==> flow/design.v <==
module cordic_magphase #(
    parameter integer INPUT_WIDTH      = 16,
    parameter integer INT_WIDTH        = 32,
    parameter integer ITERATIONS       = 32,
    parameter integer GAIN_FRAC_BITS   = 28,
    parameter integer OUTPUT_FRAC_BITS = 14
) (
    input  wire                          clk,
    input  wire                          rst_n,
    input  wire                          start,
    input  wire signed [INPUT_WIDTH-1:0] x_in,
    input  wire signed [INPUT_WIDTH-1:0] y_in,
    output reg                           busy,
    output reg                           done,
    output reg  signed [INT_WIDTH-1:0]   magnitude,
    output reg  signed [INT_WIDTH-1:0]   phase
);
    localparam IDLE         = 2'd0;
    localparam ITERATE      = 2'd1;
    localparam POST_PROCESS = 2'd2;
    localparam DONE_STATE   = 2'd3;
    reg [1:0] state, state_next;
    reg signed [INT_WIDTH-1:0] x_reg, y_reg, x_next, y_next;
    reg signed [INT_WIDTH-1:0] z_reg, z_next;
    reg [5:0]                  iter_cnt, iter_cnt_next;
    reg signed [1:0] pi_correction, pi_correction_next;  
    localparam [31:0] PI_CONST32    = 32'h3243F6A8;  
    localparam [31:0] TWOPI_CONST32 = 32'h6487ED51;  
    localparam [31:0] K_INV32       = 32'd162600000;
    localparam signed [INT_WIDTH-1:0] PI_CONST    = {{(INT_WIDTH-32){PI_CONST32[31]}}, PI_CONST32};
    localparam signed [INT_WIDTH-1:0] TWOPI_CONST = {{(INT_WIDTH-32){TWOPI_CONST32[31]}}, TWOPI_CONST32};
    localparam signed [INT_WIDTH-1:0] K_INV       = {{(INT_WIDTH-32){K_INV32[31]}}, K_INV32};
    function signed [31:0] atan_lut;
        input [4:0] idx;
        begin
            case (idx)
                4'd0:  atan_lut = 32'sh0C90FDAA;
                4'd1:  atan_lut = 32'sh076B19C1;
                4'd2:  atan_lut = 32'sh03EB6EBF;
                4'd3:  atan_lut = 32'sh01FD5BA9;
                4'd4:  atan_lut = 32'sh00FFAAE0;
                4'd5:  atan_lut = 32'sh007FF55B;
                4'd6:  atan_lut = 32'sh003FFEA8;
                4'd7:  atan_lut = 32'sh001FFFDA;
                4'd8:  atan_lut = 32'sh000FFFEF;
                4'd9:  atan_lut = 32'sh0007FFFF;
                4'd10: atan_lut = 32'sh0003FFFF;
                4'd11: atan_lut = 32'sh0001FFFF;
                4'd12: atan_lut = 32'sh0000FFFF;
                4'd13: atan_lut = 32'sh00007FFF;
                4'd14: atan_lut = 32'sh00003FFF;
                4'd15: atan_lut = 32'sh00001FFF;  
                5'd16: atan_lut = 32'sh00000FFF;  
                5'd17: atan_lut = 32'sh000007FF;  
                5'd18: atan_lut = 32'sh000003FF;  
                5'd19: atan_lut = 32'sh000001FF;  
                5'd20: atan_lut = 32'sh000000FF;  
                5'd21: atan_lut = 32'sh0000007F;  
                5'd22: atan_lut = 32'sh0000003F;  
                5'd23: atan_lut = 32'sh0000001F;  
                5'd24: atan_lut = 32'sh0000000F;  
                5'd25: atan_lut = 32'sh00000007;  
                5'd26: atan_lut = 32'sh00000003;  
                5'd27: atan_lut = 32'sh00000001;  
                default: atan_lut = 32'sh00000000;  
            endcase
        end
    endfunction
    wire signed [47:0] mag_prod = x_reg * K_INV;  
    wire signed [INT_WIDTH-1:0] mag_corr = mag_prod >>> GAIN_FRAC_BITS;
    reg  signed [INT_WIDTH-1:0] phase_tmp;
    always @(posedge clk or negedge rst_n) begin
        if (!rst_n) begin
            state     <= IDLE;
            busy      <= 1'b0;
            done      <= 1'b0;
            x_reg     <= 0;
            y_reg     <= 0;
            z_reg     <= 0;
            iter_cnt  <= 0;
            magnitude <= 0;
            phase     <= 0;
            pi_correction <= 2'sd0;
        end else begin
            state    <= state_next;
            x_reg    <= x_next;
            y_reg    <= y_next;
            z_reg    <= z_next;
            iter_cnt <= iter_cnt_next;
            pi_correction <= pi_correction_next;
            busy     <= (state_next != IDLE) && (state_next != DONE_STATE);
            done     <= (state_next == DONE_STATE);
            if (state_next == DONE_STATE) begin
                magnitude <= ((mag_corr < 0) ? -mag_corr : mag_corr) << OUTPUT_FRAC_BITS;
                case (pi_correction)
                    -2'sd1: phase_tmp = z_next - PI_CONST;
                    2'sd0:  phase_tmp = z_next;
                    default: phase_tmp = z_next + PI_CONST;
                endcase
                if (phase_tmp > PI_CONST)
                    phase_tmp = phase_tmp - TWOPI_CONST;
                else if (phase_tmp < -PI_CONST)
                    phase_tmp = phase_tmp + TWOPI_CONST;
                phase <= phase_tmp;
            end
        end
    end
    always @* begin
        state_next          = state;
        x_next              = x_reg;
        y_next              = y_reg;
        z_next              = z_reg;
        iter_cnt_next       = iter_cnt;
        pi_correction_next  = pi_correction;
        case (state)
            IDLE, DONE_STATE: begin
                if (start) begin
                    x_next = {{(INT_WIDTH-INPUT_WIDTH){x_in[INPUT_WIDTH-1]}}, x_in};
                    y_next = {{(INT_WIDTH-INPUT_WIDTH){y_in[INPUT_WIDTH-1]}}, y_in};
                    if (x_next < 0) begin
                        x_next = -x_next;
                        y_next = -y_next;
                        pi_correction_next = (y_next >= 0) ? 2'sd1 : -2'sd1;
                    end else begin
                        pi_correction_next = 2'sd0;
                    end
                    z_next        = 0;
                    iter_cnt_next = 0;
                    state_next    = ITERATE;
                end else begin
                    state_next    = IDLE;
                end
            end
            ITERATE: begin
                if (iter_cnt < ITERATIONS) begin
                    if (y_reg >= 0) begin
                        x_next = x_reg + (y_reg >>> iter_cnt);
                        y_next = y_reg - (x_reg >>> iter_cnt);
                        z_next = z_reg + atan_lut(iter_cnt[4:0]);
                    end else begin
                        x_next = x_reg - (y_reg >>> iter_cnt);
                        y_next = y_reg + (x_reg >>> iter_cnt);
                        z_next = z_reg - atan_lut(iter_cnt[4:0]);
                    end
                    iter_cnt_next = iter_cnt + 1'b1;
                    if (iter_cnt == ITERATIONS-1)
                        state_next = POST_PROCESS;
                end else begin
                    state_next = POST_PROCESS;
                end
            end
            POST_PROCESS: begin
                state_next = DONE_STATE;
            end
            default: state_next = IDLE;
        endcase
    end
endmodule
## Tool chain data of cordic_magphase

Tool output for the design above, in the order of the flow.
Line numbers count from 1 in the design file above.
Operators carry their Yosys type and port widths (W data, S select, Z words).
Cell names lack the library's common part.
The mark -- stands for no value.

- Design top: cordic_magphase
- Clock input: clk
- Standard-cell library: sky130hd
- Timing corner: tt_025C_1v80

## Word-level counts

Yosys after proc, flatten, opt, wreduce and memory -nomap, before mapping. Memory bits, and registers merged into a memory's read port (data or address), are not among the register bits. Print and check cells are not counted.
Yosys's memory passes give these memory sizes; they may raise the number of words (mostly to a power of two), join words into wider ones and drop unused or constant bits.

- Add/sub/neg operators: 14
- Multiply operators: 1
- Div/mod/pow operators: 0
- $lt $le $gt $ge: 7
- Equality and inequality tests: 9
- Shift operators: 2
- Mux-type cells: 36
- Bitwise gates (word level): 2
- Reductions and logical operators: 8

Operator list:

| kind | count |
|---|---|
| $mul A32 B23 Y42 const B | 1 |
| $mux W32 | 20 |
| $pmux W32 S2 | 3 |
| $add A32 B32 Y32 | 3 |
| $sub A32 B32 Y32 | 3 |
| $pmux W32 S3 | 1 |
| $neg A16 Y32 | 2 |
| $ge A32 B1 Y1 const B | 2 |
| $sshr A32 B6 Y32 | 2 |
| $add A32 B31 Y32 const B | 1 |
| $sub A32 B31 Y32 const B | 1 |
| $gt A32 B31 Y1 const B | 1 |
| $lt A32 B31 Y1 const B | 1 |
| $add A32 B32 Y32 const B | 1 |
| $sub A32 B32 Y32 const B | 1 |
| $lt A20 B1 Y1 const B | 1 |
| $neg A18 Y18 | 1 |
| $mux W18 | 1 |
| $lt A16 B1 Y1 const B | 1 |
| $pmux W6 S2 | 1 |
| $mux W6 | 2 |
| $mux W2 | 6 |
| $eq A2 B2 Y1 const B | 4 |
| $ne A2 B2 Y1 const B | 3 |
| $add A6 B1 Y6 const B | 1 |
| $eq A6 B5 Y1 const B | 1 |
| $lt A6 B6 Y1 const B | 1 |
| $pmux W2 S3 | 1 |

Other operator kinds: 9; their cells: 12.

- Register bits: 158
- Bits in latches: 0
- RAM bits: 0
- Memory bits (read-only): 1792
- Clocked read ports x word width: 0
- Memory cells: 2
- Bits of input ports: 35
- Word-level cells: 91

Memory list:

| memory | words | bits a word | read ports | wr ports | line | RTL |
|---|---|---|---|---|---|---|
| (name not given) | 32 | 28 | 1 | 0 | 36 | `case (idx)` |
| (name not given) | 32 | 28 | 1 | 0 | 36 |  |

## Longest topological paths

Depth = most cells in a row (Yosys ltp): at word level without a register or memory, in the mapped netlist without a sequential cell, where the memories' decode and read muxes count.

- Depth after elaboration: 14
- ABC_AREA: 0
- Mapped depth: 44
- Mapped depth without buffers: 36

## After synthesis

Yosys stat after the flow's synthesis: flattened, memories mapped to cells. It holds for the ABC_AREA given above (unset counts as 0); a run with the other value may have another netlist.
The area totals of this step are shown rounded.

Cells by type:

| type | count | area in all (um^2) |
|---|---|---|
| ha_1 | 355 | 4441.76 |
| dfrtp_1 | 158 | 3.95E+03 |
| fa_1 | 175 | 3503.36 |
| mux4_2 | 69 | 1553.99 |
| a21oi_1 | 275 | 1376.32 |
| xnor2_1 | 155 | 1.36E+03 |
| inv_1 | 355 | 1.33E+03 |
| nand2_1 | 355 | 1.33E+03 |
| o21ai_0 | 209 | 1.05E+03 |
| nor2_1 | 257 | 964.675 |
| xor2_1 | 89 | 779.498 |
| a21o_1 | 72 | 540.518 |
| mux2i_1 | 44 | 440.422 |
| nand3_1 | 87 | 435.418 |
| clkbuf_1 | 115 | 431.664 |
| a31oi_1 | 52 | 325.312 |
| mux2_2 | 27 | 304.042 |
| nor3_1 | 55 | 275.264 |

Not listed: further types 97, cells in them 721.

- Cell count: 3625
- Cell area after synthesis: 29870 um^2
- Area of sequential cells: 4006 um^2
- Flip-flops: 160
- Buffer cells: 180

## Timing after synthesis

Source: OpenSTA report_checks on the synthesized netlist (no wires, ideal clock, input and output delay 20% of the period each), path of least setup slack; recovery checks are left aside. Register names are those of the netlist, which keeps one name where synthesis merged equal registers.

- Kind: input-to-reg
- From: input start
- To: register phase[10]
- Period: 20000 ps
- Input delay: 4000 ps
- Time at the first pin: 4000 ps
- Arrival: 8812 ps
- Required time: 19875 ps
- Path slack: 11064 ps
- Delay of the path: 4937 ps
- Driving pins on the path: 23
- Path buffers: 5
- Synthesis period reached: 8936 ps

"delay of the path" is the arrival time less input delay plus setup time.
"driving pins on the path" counts driving pins, that of a launching flip-flop among them; a cell with two outputs on the path counts twice.
"synthesis period reached" = period - worst setup slack (recovery checks aside). The figure is calculated, with input and output delays left at 20% of the set period.
The rows between start and end are the longest chain of elaborated cells between them; the timing report does not say that the signal goes this way. Where chains are equally long, one stands for them.
Each line given opens the expression or statement behind the cell; cells for indexed reads and writes are added by Yosys, which also makes memories of some case tables.

- Cell sequence: or3b_1 -> clkbuf_1 -> and2_1 -> clkbuf_1 -> buf_1 -> a22o_1 -> ha_1 -> nor2b_1 -> o31a_1 -> o2111ai_1 -> a21oi_1 -> o21a_1 -> nor4b_1 -> o21ai_0 -> a22oi_1 -> o2111ai_1 -> a211o_1 -> a31oi_2 -> buf_4 -> buf_2 -> o32ai_1 -> xnor2_1 -> mux2_2
- Length of the longest elaborated chain: 8

Ends and longest elaborated chain, after synthesis:

| element | line | RTL |
|---|---|---|
| start, declared | 10 | `input  wire                          start,` |
| $mux W32 | 117 | `if (start) begin` |
| $pmux W32 S3 | 115 | `case (state)` |
| $add A32 B31 Y32 | 98 | `default: phase_tmp = z_next + PI_CONST;` |
| $pmux W32 S2 | 95 | `case (pi_correction)` |
| $mux W32 | 93 | `if (state_next == DONE_STATE) begin` |
| $add A32 B32 Y32 | 103 | `phase_tmp = phase_tmp + TWOPI_CONST;` |
| $mux W32 | 102 | `else if (phase_tmp < -PI_CONST)` |
| $mux W32 | 100 | `if (phase_tmp > PI_CONST)` |
| end, assigned | 82 | `phase     <= 0;` |
| end, assigned | 104 | `phase <= phase_tmp;` |
| end, declared | 16 | `output reg  signed [INT_WIDTH-1:0]   phase` |

Nets of the timed path that keep an RTL name, with a line that drives or declares them; the list need not be complete.

Named nets, after synthesis:

| signal | line |
|---|---|
| z_next[5] | 115 |

## Worst path after layout

Path of least setup slack in the final report of run 1 (OpenROAD, finished layout, wires in). Where an end is a register, its clock arrival counts in the times.
The report prints the path's times to 10 ps; the period is as set.

- Kind: reg-to-reg
- From: register iter_cnt[3]
- To: register phase[30]
- Period: 14300 ps
- Time at the first pin: 510 ps
- Arrival: 10690 ps
- Required time: 14750 ps
- Path slack: 4050 ps
- Driving pins on the path: 36
- Path buffers: 4

The rows between start and end are the longest chain of elaborated cells between them; the timing report does not say that the signal goes this way. Where chains are equally long, one stands for them.
The chain passes a memory read, where the word-level depth is cut; so it can be longer than that depth.

- Cell sequence: dfrtp_2 -> buf_4 -> inv_2 -> buf_4 -> nand2_1 -> o32ai_1 -> and2_1 -> and2_1 -> a31o_2 -> xor2_1 -> ha_1 -> a21o_1 -> a21oi_1 -> o21ai_0 -> a31oi_1 -> o21ai_1 -> buf_4 -> a21oi_1 -> xor2_1 -> a21oi_1 -> ha_1 -> a21oi_1 -> o21bai_1 -> a21o_1 -> a21o_1 -> a21oi_1 -> o211a_1 -> o31a_1 -> xnor2_1 -> and2_1 -> a21oi_1 -> buf_4 -> nor2_2 -> a2111oi_0 -> or3_1 -> a31oi_1
- Length of the longest elaborated chain: 14

Ends and longest elaborated chain, after layout:

| element | line | RTL |
|---|---|---|
| start, declared | 25 | `reg [5:0]                  iter_cnt, iter_cnt_next;` |
| start, assigned | 80 | `iter_cnt  <= 0;` |
| start, assigned | 89 | `iter_cnt <= iter_cnt_next;` |
| $mem_v2 Z32 W28 | 36 | `case (idx)` |
| $mux W32 | 136 | `if (y_reg >= 0) begin` |
| $mux W32 | 135 | `if (iter_cnt < ITERATIONS) begin` |
| $mux W32 | 115 | `case (state)` |
| $sub A32 B32 Y32 | 143 | `z_next = z_reg - atan_lut(iter_cnt[4:0]);` |
| $mux W32 | 136 |  |
| $mux W32 | 135 |  |
| $pmux W32 S3 | 115 |  |
| $add A32 B31 Y32 | 98 | `default: phase_tmp = z_next + PI_CONST;` |
| $pmux W32 S2 | 95 | `case (pi_correction)` |
| $mux W32 | 93 | `if (state_next == DONE_STATE) begin` |
| $add A32 B32 Y32 | 103 | `phase_tmp = phase_tmp + TWOPI_CONST;` |
| $mux W32 | 102 | `else if (phase_tmp < -PI_CONST)` |
| $mux W32 | 100 | `if (phase_tmp > PI_CONST)` |
| end, assigned | 82 | `phase     <= 0;` |
| end, assigned | 104 | `phase <= phase_tmp;` |
| end, declared | 16 | `output reg  signed [INT_WIDTH-1:0]   phase` |

Nets of the timed path that keep an RTL name, with a line that drives or declares them; the list need not be complete.

Named nets, after layout:

| signal | line |
|---|---|
| z_next[22] | 115 |

Subject: flow runs of cordic_magphase

Hi,

Settings and measured results of 3 stored flow runs for module cordic_magphase (sky130hd), not sorted in any way. The constraints put input and output delay at 20% of the set period each and load the outputs with 0.01 pF.
"period reached" is the run's clock period less its worst setup slack. It is reckoned from that one timing run; input and output delays stay at 20% of the period that was set.
"time used up by the worst setup path" means the part of the period allowed to the worst setup path (the constraints hold back 20% at inputs and 20% at outputs) less its slack; where the path has registers, the arrival times of their clocks count too.
"time used up by the worst setup path" is given in steps of 10 ps.
Values from the reports are rounded here.
Settings: -- = not set for that run.

| name | run 1 | run 2 | run 3 |
|---|---|---|---|
| ABC_AREA | 0 | 0 | -- |
| CELL_PAD_IN_SITES_DETAIL_PLACEMENT | 1 | 0 | -- |
| CORE_MARGIN | 2 | 2 | 2 |
| CORE_UTILIZATION | 47 | 33 | 23 |
| CTS_CLUSTER_SIZE | 83 | -- | 88 |
| GPL_ROUTABILITY_DRIVEN | 1 | -- | -- |
| MIN_ROUTING_LAYER | met2 | met1 | -- |
| PLACE_DENSITY | 0.39 | -- | -- |
| TNS_END_PERCENT | 15 | -- | -- |
| period_ns | 14.3 | 9.56 | 11.1 |
| CAP_MARGIN | 20 | 20 | 40 |
| SLEW_MARGIN | 20 | 15 | 5 |
| CELL_PAD_IN_SITES_GLOBAL_PLACEMENT | -- | 1 | 3 |
| CORE_ASPECT_RATIO | -- | 1.08 | -- |
| CTS_CLUSTER_DIAMETER | -- | 352 | 243 |
| HOLD_SLACK_MARGIN | -- | -0.08 | -- |
| GPL_TIMING_DRIVEN | -- | -- | 1 |
| MAX_ROUTING_LAYER | -- | -- | met4 |
| period reached (ps) | 10247 | 8651 | 9005 |
| die area (um^2) | 65580 | 92930 | 132800 |
| time used up by the worst setup path (ps) | 10250 | 8650 | 9000 |
| critical path kind | reg-to-reg | reg-to-reg | reg-to-reg |
| lowest hold slack (ps) | 510 | 503 | 497 |
| utilization in the final report (%) | 50.9 | 36.4 | 25.9 |
| setup slack of the critical path (ps) | 4053 | 909 | 2095 |
| chip area after synthesis (Yosys) (um^2) | 29870 | 29870 | 29870 |

Regards
